==> flow/design.v <==
`timescale 1ns / 1ps
module fulladder(input wire a,b,c, output wire sum,carry);
    assign sum = a ^ b ^ c;
    assign carry = (a & b) | (b & c) | (c & a);
endmodule
module compressor_7_to_3(
    input  wire w0,w1,w2,w3,w4,w5,w6,
    output wire sum, c0, c1
);
    wire s1,s2,s3,s4,d1,d2,d3,d4;
    fulladder fa1(.a(w0), .b(w1), .c(w2), .sum(s1), .carry(d1));
    fulladder fa2(.a(w3), .b(w4), .c(w5), .sum(s2), .carry(d2));
    fulladder fa3(.a(s1), .b(s2), .c(w6), .sum(s3), .carry(d3));
    fulladder fa4(.a(d1), .b(d2), .c(d3), .sum(s4), .carry(d4));
    assign sum = s3;
    assign c0  = s4;
    assign c1  = d4;
endmodule
module array_7_to_3_compressor(
    input  wire [31:0] p0,p1,p2,p3,p4,p5,p6,
    output wire [31:0] psum, pc0, pc1
);
    genvar j;
    generate
        for(j=0; j<32; j=j+1) begin
            compressor_7_to_3 C(
                p0[j], p1[j], p2[j], p3[j], p4[j], p5[j], p6[j],
                psum[j], pc0[j], pc1[j]
            );
        end
    endgenerate
endmodule
module array_3_to_2_compressor(
    input  wire [31:0] a,b,c,
    output wire [31:0] sum, carry
);
    assign sum   = a ^ b ^ c;
    assign carry = ((a & b) | (b & c) | (c & a)) << 1;
endmodule
module han_carlson_adder(
    input  wire [31:0] a,
    input  wire [31:0] b,
    output wire [31:0] sum,
    output wire carry_out
);
    wire [31:0] g, p;
    assign g = a & b;
    assign p = a ^ b;
    wire [31:0] g1, p1;
    assign g1[0] = g[0];
    assign p1[0] = p[0];
    genvar i;
    generate
        for(i=1;i<32;i=i+1) begin
            assign g1[i] = g[i] | (p[i] & g[i-1]);
            assign p1[i] = p[i] & p[i-1];
        end
    endgenerate
    wire [31:0] g2, p2;
    assign g2[0] = g1[0];
    assign p2[0] = p1[0];
    assign g2[1] = g1[1];
    assign p2[1] = p1[1];
    generate
        for(i=2;i<32;i=i+1) begin
            assign g2[i] = g1[i] | (p1[i] & g1[i-2]);
            assign p2[i] = p1[i] & p1[i-2];
        end
    endgenerate
    wire [31:0] g3, p3;
    assign g3[0] = g2[0];
    assign p3[0] = p2[0];
    assign g3[1] = g2[1];
    assign p3[1] = p2[1];
    assign g3[2] = g2[2];
    assign p3[2] = p2[2];
    assign g3[3] = g2[3];
    assign p3[3] = p2[3];
    generate
        for(i=4;i<32;i=i+1) begin
            assign g3[i] = g2[i] | (p2[i] & g2[i-4]);
            assign p3[i] = p2[i] & p2[i-4];
        end
    endgenerate
    wire [31:0] g4, p4;
    assign g4[0] = g3[0];
    assign p4[0] = p3[0];
    assign g4[1] = g3[1];
    assign p4[1] = p3[1];
    assign g4[2] = g3[2];
    assign p4[2] = p3[2];
    assign g4[3] = g3[3];
    assign p4[3] = p3[3];
    assign g4[4] = g3[4];
    assign p4[4] = p3[4];
    assign g4[5] = g3[5];
    assign p4[5] = p3[5];
    assign g4[6] = g3[6];
    assign p4[6] = p3[6];
    assign g4[7] = g3[7];
    assign p4[7] = p3[7];
    generate
        for(i=8;i<32;i=i+1) begin
            assign g4[i] = g3[i] | (p3[i] & g3[i-8]);
            assign p4[i] = p3[i] & p3[i-8];
        end
    endgenerate
    wire [31:0] g5, p5;
    assign g5[0]  = g4[0];  assign p5[0]  = p4[0];
    assign g5[1]  = g4[1];  assign p5[1]  = p4[1];
    assign g5[2]  = g4[2];  assign p5[2]  = p4[2];
    assign g5[3]  = g4[3];  assign p5[3]  = p4[3];
    assign g5[4]  = g4[4];  assign p5[4]  = p4[4];
    assign g5[5]  = g4[5];  assign p5[5]  = p4[5];
    assign g5[6]  = g4[6];  assign p5[6]  = p4[6];
    assign g5[7]  = g4[7];  assign p5[7]  = p4[7];
    assign g5[8]  = g4[8];  assign p5[8]  = p4[8];
    assign g5[9]  = g4[9];  assign p5[9]  = p4[9];
    assign g5[10] = g4[10]; assign p5[10] = p4[10];
    assign g5[11] = g4[11]; assign p5[11] = p4[11];
    assign g5[12] = g4[12]; assign p5[12] = p4[12];
    assign g5[13] = g4[13]; assign p5[13] = p4[13];
    assign g5[14] = g4[14]; assign p5[14] = p4[14];
    assign g5[15] = g4[15]; assign p5[15] = p4[15];
    generate
        for(i=16;i<32;i=i+1) begin
            assign g5[i] = g4[i] | (p4[i] & g4[i-16]);
            assign p5[i] = p4[i] & p4[i-16];
        end
    endgenerate
    wire [31:0] carry_in; 
    assign carry_in[0] = 1'b0;
    assign carry_in[1]  = g[0];
    assign carry_in[2]  = g1[1];
    assign carry_in[3]  = g2[2];
    assign carry_in[4]  = g3[3];
    generate
        for(i=5;i<32;i=i+1) begin
            assign carry_in[i] = g5[i-1];
        end
    endgenerate
    generate
        for(i=0;i<32;i=i+1) begin
            assign sum[i] = p[i] ^ carry_in[i];
        end
    endgenerate
    assign carry_out = g5[31];
endmodule
module piped_wallace_mult(
    input wire clock, reset,
    input wire [15:0] x,y,
    output reg [31:0] prod
);
    genvar i,j;
    wire [31:0] pp[0:15];
    generate
        for(i=0; i<16; i=i+1) begin : PP_GEN
            for(j=0; j<32; j=j+1) begin : COL
                assign pp[i][j] = (j>=i && j<i+16) ? (x[j-i] & y[i]) : 1'b0;
            end
        end
    endgenerate
    wire [31:0] s0,s1,c0_0,c1_0,c02_0,c12_0;
    array_7_to_3_compressor A0(pp[0],pp[1],pp[2],pp[3],pp[4],pp[5],pp[6], s0, c0_0, c02_0);
    array_7_to_3_compressor A1(pp[7],pp[8],pp[9],pp[10],pp[11],pp[12],pp[13], s1, c1_0, c12_0);
    wire [31:0] c0  = c0_0  << 1;
    wire [31:0] c1  = c1_0  << 1;
    wire [31:0] c02 = c02_0 << 2;
    wire [31:0] c12 = c12_0 << 2;
    reg [31:0] rs0,rs1,rc0,rc1,rc02,rc12, rpp14,rpp15;
    always @(posedge clock or posedge reset)
        if(reset) begin
            rs0<=0; rs1<=0; rc0<=0; rc1<=0; rc02<=0; rc12<=0;
            rpp14<=0; rpp15<=0;
        end else begin
            rs0<=s0; rs1<=s1; rc0<=c0; rc1<=c1; rc02<=c02; rc12<=c12;
            rpp14<=pp[14]; rpp15<=pp[15];
        end
    wire [31:0] sum1,carry_1,carry_2;
    array_7_to_3_compressor A2(
        rs0,rs1,rc0,rc1,rc02,rc12,rpp14,
        sum1, carry_1, carry_2
    );
    wire [31:0] carry1 = carry_1 << 1;
    wire [31:0] carry2 = carry_2 << 2;
    reg [31:0] rsum1,rcarry1,rcarry2,rlast;
    always @(posedge clock or posedge reset)
        if(reset) begin
            rsum1<=0; rcarry1<=0; rcarry2<=0; rlast<=0;
        end else begin
            rsum1<=sum1; rcarry1<=carry1; rcarry2<=carry2;
            rlast<=rpp15;
        end
    wire [31:0] psum_1, pcarry_1, final_sum_pre, final_carry_pre;
    array_3_to_2_compressor C0(rsum1, rcarry1, rcarry2, psum_1, pcarry_1);
    array_3_to_2_compressor C1(rlast, psum_1, pcarry_1, final_sum_pre, final_carry_pre);
    reg [31:0] rsum, rcarry;
    always @(posedge clock or posedge reset)
        if(reset) begin
            rsum<=0; rcarry<=0;
        end else begin
            rsum<=final_sum_pre;
            rcarry<=final_carry_pre;
        end
    wire [31:0] final_sum;
    wire cout;
    han_carlson_adder HC(rsum, rcarry, final_sum, cout);
    always @(posedge clock or posedge reset)
        if(reset)
            prod <= 0;
        else
            prod <= final_sum;
endmodule
---- Step by step through the tools: piped_wallace_mult ----
What the tools print for piped_wallace_mult, step after step.
Line numbers count from 1 in the design file above.
Operators: Yosys type, input widths -> output width; for muxes data width and select width s.
Not given: n/a
design
  top module .............................. piped_wallace_mult
  clock ................................... clock
  cell library ............................ sky130hd
  timing corner ........................... tt_025C_1v80

---- After elaboration ----
Yosys after proc, flatten, opt, wreduce and memory -nomap, before mapping. Enables and synchronous resets that opt folds into registers are not counted as muxes. Memory bits, and registers merged into a memory's read port (data or address), are not among the register bits. Print and check cells are not counted. Equal cells are merged and count once.
bit counts
  flip-flop bits (word level) ............. 342
  input port bits ......................... 34
  output and inout bits ................... 32
  elaborated cells ........................ 1,899
operators by class
  bitwise operators ....................... 1,884
operators by type and width
  cell            number
  $and 1x1->1     1,014
  $or 1x1->1      442
  $xor 1x1->1     412
  $and 31x31->31  4
  $or 31x31->31   4
  $xor 32x32->32  2
  $and 30x31->31  1
  $xor 30x31->31  1
  $and 31x30->31  1
  $xor 31x31->31  1
  $and 30x30->30  1
  $xor 30x30->30  1

---- Logic depth ----
Depth = most cells in a row (Yosys ltp): at word level without a register or memory, in the mapped netlist without a sequential cell, where the memories' decode and read muxes count.
depth
  word-level depth ........................ 11
  ABC_AREA ................................ 1
  gate-level depth with buffers ........... 11
  gate-level depth less buffers ........... 11

---- Synthesis result ----
The flow's flattened synthesis, as Yosys stat reports it; memories are mapped. The netlist is that of the ABC_AREA named above (0 if unset); the other value can give another one.
Totals and module areas in this step are rounded.
mapped netlist
  mapped cells ............................ 1,738
  cell area after synthesis ............... 18,100 µm²
  sequential area ......................... 8,430 µm²
  flip-flops .............................. 337
  buffer cells ............................ 64
cells by type
  cell                       number  area in all (µm²)
  sky130_fd_sc_hd__dfrtp_1   337     8.43E+03
  sky130_fd_sc_hd__fa_1      203     4.06E+03
  sky130_fd_sc_hd__inv_1     491     1.84E+03
  sky130_fd_sc_hd__nand2_1   426     1.6E+03
  sky130_fd_sc_hd__ha_1      104     1.3E+03
  sky130_fd_sc_hd__clkbuf_1  64      240.23
  sky130_fd_sc_hd__nand3_1   27      135.13
  sky130_fd_sc_hd__xor2_1    12      105.101
  sky130_fd_sc_hd__nor2_1    23      86.333
  sky130_fd_sc_hd__a21oi_1   16      80.077
  sky130_fd_sc_hd__nand4_1   9       56.304
  sky130_fd_sc_hd__nor2_2    7       43.792
  sky130_fd_sc_hd__o21bai_1  4       30.029
  sky130_fd_sc_hd__nand2_2   4       25.024
  sky130_fd_sc_hd__nand3_2   2       20.019
  sky130_fd_sc_hd__xnor2_1   2       17.517
  sky130_fd_sc_hd__nor3_1    2       10.01
  sky130_fd_sc_hd__nor3_2    1       10.01
Not listed: further types 3, cells in them 4.

---- Path before layout ----
Source: OpenSTA report_checks on the synthesized netlist (no wires, ideal clock, input and output delay 20% of the period each), path of least setup slack; recovery checks are left aside. Register names are those of the netlist, which keeps one name where synthesis merged equal registers.
timing post-synthesis
  path kind ............................... input to register
  start point ............................. input port y[7]
  end point ............................... register (no name shown)
  period .................................. 2,800 ps
  input delay ............................. 560 ps
  library setup time ...................... 136 ps
  data arrival time ....................... 2,455 ps
  path slack .............................. 209 ps
  path delay .............................. 2,031 ps
  driving pins on the path ................ 9
  path buffers ............................ 2
  synthesis period reached ................ 2,591 ps
"path delay" = arrival - input delay + setup time.
"driving pins on the path": output pins that drive a net of the path, with the launching flip-flop's if there is one; two outputs of one cell count as two.
"synthesis period reached" = period - worst setup slack (recovery checks aside). The figure is calculated, with input and output delays left at 20% of the set period.
The rows between start and end are the longest chain of elaborated cells between them; the timing report does not say that the signal goes this way. Where chains are equally long, one stands for them.
A line is the first line of the expression or statement that the cell stems from. Yosys adds cells for indexed reads and writes and turns some case tables into memories.
between the ends, post-synthesis
  cells stage by stage .................... sky130_fd_sc_hd__clkbuf_1 -> sky130_fd_sc_hd__clkbuf_1 -> sky130_fd_sc_hd__nand2_1 -> sky130_fd_sc_hd__inv_1 -> sky130_fd_sc_hd__fa_1 -> sky130_fd_sc_hd__inv_1 -> sky130_fd_sc_hd__fa_1 -> sky130_fd_sc_hd__inv_1 -> sky130_fd_sc_hd__fa_1
  cells in the longest elaborated chain ... 7
  elaborated cells between the ends (all ways) .. 13
  RTL lines with such cells ............... 3
  those cells by class .................... logic: 13
ends and longest elaborated chain, post-synthesis
  element         RTL line  text
  from (decl)     151       input wire [15:0] x,y,
  $and 1x1->1     159       assign pp[i][j] = (j>=i && j<i+16) ? (x[j-i] & y[i]) : 1'b0;
  $xor 1x1->1 x2  3         assign sum = a ^ b ^ c;
  $and 1x1->1     4         assign carry = (a & b) | (b & c) | (c & a);
  $or 1x1->1 x2   4
  $xor 1x1->1     3

---- Worst path after layout ----
From the final timing report of stored run 1: the path of least setup slack in the routed layout; clock arrival at registers is part of the times.
The path's times are printed in steps of 10 ps; the period is the one set.
timing after layout
  path kind ............................... input to register
  start point ............................. input port y[10]
  end point ............................... register (no name shown)
  period .................................. 2,600 ps
  input delay ............................. 520 ps
  library setup time ...................... 130 ps
  data arrival time ....................... 2,840 ps
  path slack .............................. 190 ps
  driving pins on the path ................ 9
  path buffers ............................ 2
The rows between start and end are the longest chain of elaborated cells between them; the timing report does not say that the signal goes this way. Where chains are equally long, one stands for them.
between the ends, after layout
  cells stage by stage .................... sky130_fd_sc_hd__clkdlybuf4s50_1 -> sky130_fd_sc_hd__buf_12 -> sky130_fd_sc_hd__nand2_1 -> sky130_fd_sc_hd__clkinvlp_4 -> sky130_fd_sc_hd__fa_1 -> sky130_fd_sc_hd__inv_1 -> sky130_fd_sc_hd__fa_2 -> sky130_fd_sc_hd__inv_2 -> sky130_fd_sc_hd__fa_1
  cells in the longest elaborated chain ... 7
  elaborated cells between the ends (all ways) .. 13
  RTL lines with such cells ............... 3
  those cells by class .................... logic: 13
ends and longest elaborated chain, after layout
  element         RTL line  text
  from (decl)     151       input wire [15:0] x,y,
  $and 1x1->1     159       assign pp[i][j] = (j>=i && j<i+16) ? (x[j-i] & y[i]) : 1'b0;
  $xor 1x1->1 x2  3         assign sum = a ^ b ^ c;
  $and 1x1->1     4         assign carry = (a & b) | (b & c) | (c & a);
  $or 1x1->1 x2   4
  $xor 1x1->1     3

5 stored runs of piped_wallace_mult in the flow (synthesis by Yosys, layout by OpenROAD, sky130hd cells), in arbitrary order. Constraints: input delay and output delay 20% of the set period each, output load 0.01 pF.
"reached clock period" = clock period - worst setup slack. The figure is calculated, with input and output delays left at 20% of the set period.
By "critical path time" is meant the share of the clock period that the worst setup path is allowed (20% is reserved at inputs, 20% at outputs), minus its slack. Clock arrival times at its registers enter into it.
By "power consumption" is meant OpenSTA's value without simulated activity: inputs other than the clock are taken to toggle once in ten clock periods, and the tool carries that through the logic.
"critical path time" is known to 10 ps.
Values from the reports are rounded here.

---- stored run 1 ----
settings
  ABC_AREA = 1
  CAP_MARGIN = 35
  CELL_PAD_IN_SITES_DETAIL_PLACEMENT = 2
  CELL_PAD_IN_SITES_GLOBAL_PLACEMENT = 2
  CORE_ASPECT_RATIO = 1.16
  CORE_UTILIZATION = 20
  CTS_CLUSTER_SIZE = 55
  GPL_ROUTABILITY_DRIVEN = 0
  GPL_TIMING_DRIVEN = 1
  MAX_ROUTING_LAYER = met4
  MIN_ROUTING_LAYER = met2
  PLACE_DENSITY_LB_ADDON = 0.23
  TNS_END_PERCENT = 30
  period_ns = 2.6
  CORE_MARGIN = 2
  SLEW_MARGIN = 20
results
  area of the synthesized netlist ......... 18,100 µm²
  standard-cell area after routing ........ 22,500 µm²
  reached clock period .................... 2,412 ps
  power consumption ....................... 20.6 mW
  total negative slack .................... 0 ps
  area inside the die boundary ............ 93,000 µm²
  setup slack of the worst path ........... 188 ps
  post-layout utilization ................. 0.251
  critical path time ...................... 1,890 ps
  critical path kind ...................... input to register

---- stored run 2 ----
settings
  ABC_AREA = 1
  CAP_MARGIN = 35
  CELL_PAD_IN_SITES_DETAIL_PLACEMENT = 2
  CORE_ASPECT_RATIO = 1.16
  CORE_UTILIZATION = 72
  CTS_CLUSTER_SIZE = 50
  GPL_TIMING_DRIVEN = 1
  MAX_ROUTING_LAYER = met4
  MIN_ROUTING_LAYER = met2
  PLACE_DENSITY_LB_ADDON = 0.23
  TNS_END_PERCENT = 30
  period_ns = 2.69
  CORE_MARGIN = 2
  SLEW_MARGIN = 20
results
  not finished: placement ended with a tool error

---- stored run 3 ----
settings
  ABC_AREA = 1
  CAP_MARGIN = 15
  CELL_PAD_IN_SITES_GLOBAL_PLACEMENT = 3
  CORE_UTILIZATION = 23
  CTS_CLUSTER_DIAMETER = 379
  CTS_CLUSTER_SIZE = 18
  GPL_TIMING_DRIVEN = 0
  MAX_ROUTING_LAYER = met5
  PLACE_DENSITY_LB_ADDON = 0.16
  SLEW_MARGIN = 35
  TNS_END_PERCENT = 40
  period_ns = 3.83
  CORE_MARGIN = 2
results
  area of the synthesized netlist ......... 18,100 µm²
  standard-cell area after routing ........ 20,700 µm²
  reached clock period .................... 3,089 ps
  power consumption ....................... 12.1 mW
  total negative slack .................... 0 ps
  area inside the die boundary ............ 81,000 µm²
  setup slack of the worst path ........... 741 ps
  post-layout utilization ................. 0.267
  critical path time ...................... 2,320 ps
  critical path kind ...................... input to register

---- stored run 4 ----
settings
  ABC_AREA = 1
  CAP_MARGIN = 35
  CELL_PAD_IN_SITES_DETAIL_PLACEMENT = 0
  CELL_PAD_IN_SITES_GLOBAL_PLACEMENT = 2
  CORE_ASPECT_RATIO = 1.16
  CORE_UTILIZATION = 20
  CTS_CLUSTER_SIZE = 55
  GPL_ROUTABILITY_DRIVEN = 0
  GPL_TIMING_DRIVEN = 0
  MAX_ROUTING_LAYER = met4
  MIN_ROUTING_LAYER = met2
  PLACE_DENSITY_LB_ADDON = 0.23
  TNS_END_PERCENT = 30
  period_ns = 2.28
  CORE_MARGIN = 2
  SLEW_MARGIN = 20
results
  area of the synthesized netlist ......... 18,100 µm²
  standard-cell area after routing ........ 21,800 µm²
  reached clock period .................... 2,233 ps
  power consumption ....................... 23.1 mW
  total negative slack .................... 0 ps
  area inside the die boundary ............ 93,000 µm²
  setup slack of the worst path ........... 47 ps
  post-layout utilization ................. 0.244
  critical path time ...................... 1,780 ps
  critical path kind ...................... input to register

---- stored run 5 ----
settings
  ABC_AREA = 1
  CELL_PAD_IN_SITES_DETAIL_PLACEMENT = 0
  CORE_ASPECT_RATIO = 1.75
  CORE_UTILIZATION = 26
  CTS_CLUSTER_DIAMETER = 314
  CTS_CLUSTER_SIZE = 60
  PLACE_DENSITY = 0.74
  SETUP_SLACK_MARGIN = 0.15
  TNS_END_PERCENT = 60
  period_ns = 1.92
  CAP_MARGIN = 20
  CORE_MARGIN = 2
  SLEW_MARGIN = 20
results
  area of the synthesized netlist ......... 18,100 µm²
  standard-cell area after routing ........ 22,800 µm²
  reached clock period .................... 2,004 ps
  power consumption ....................... 23.9 mW
  total negative slack .................... -209 ps
  area inside the die boundary ............ 71,900 µm²
  setup slack of the worst path ........... -84 ps
  post-layout utilization ................. 0.328
  critical path time ...................... 2,000 ps
  critical path kind ...................... register to register
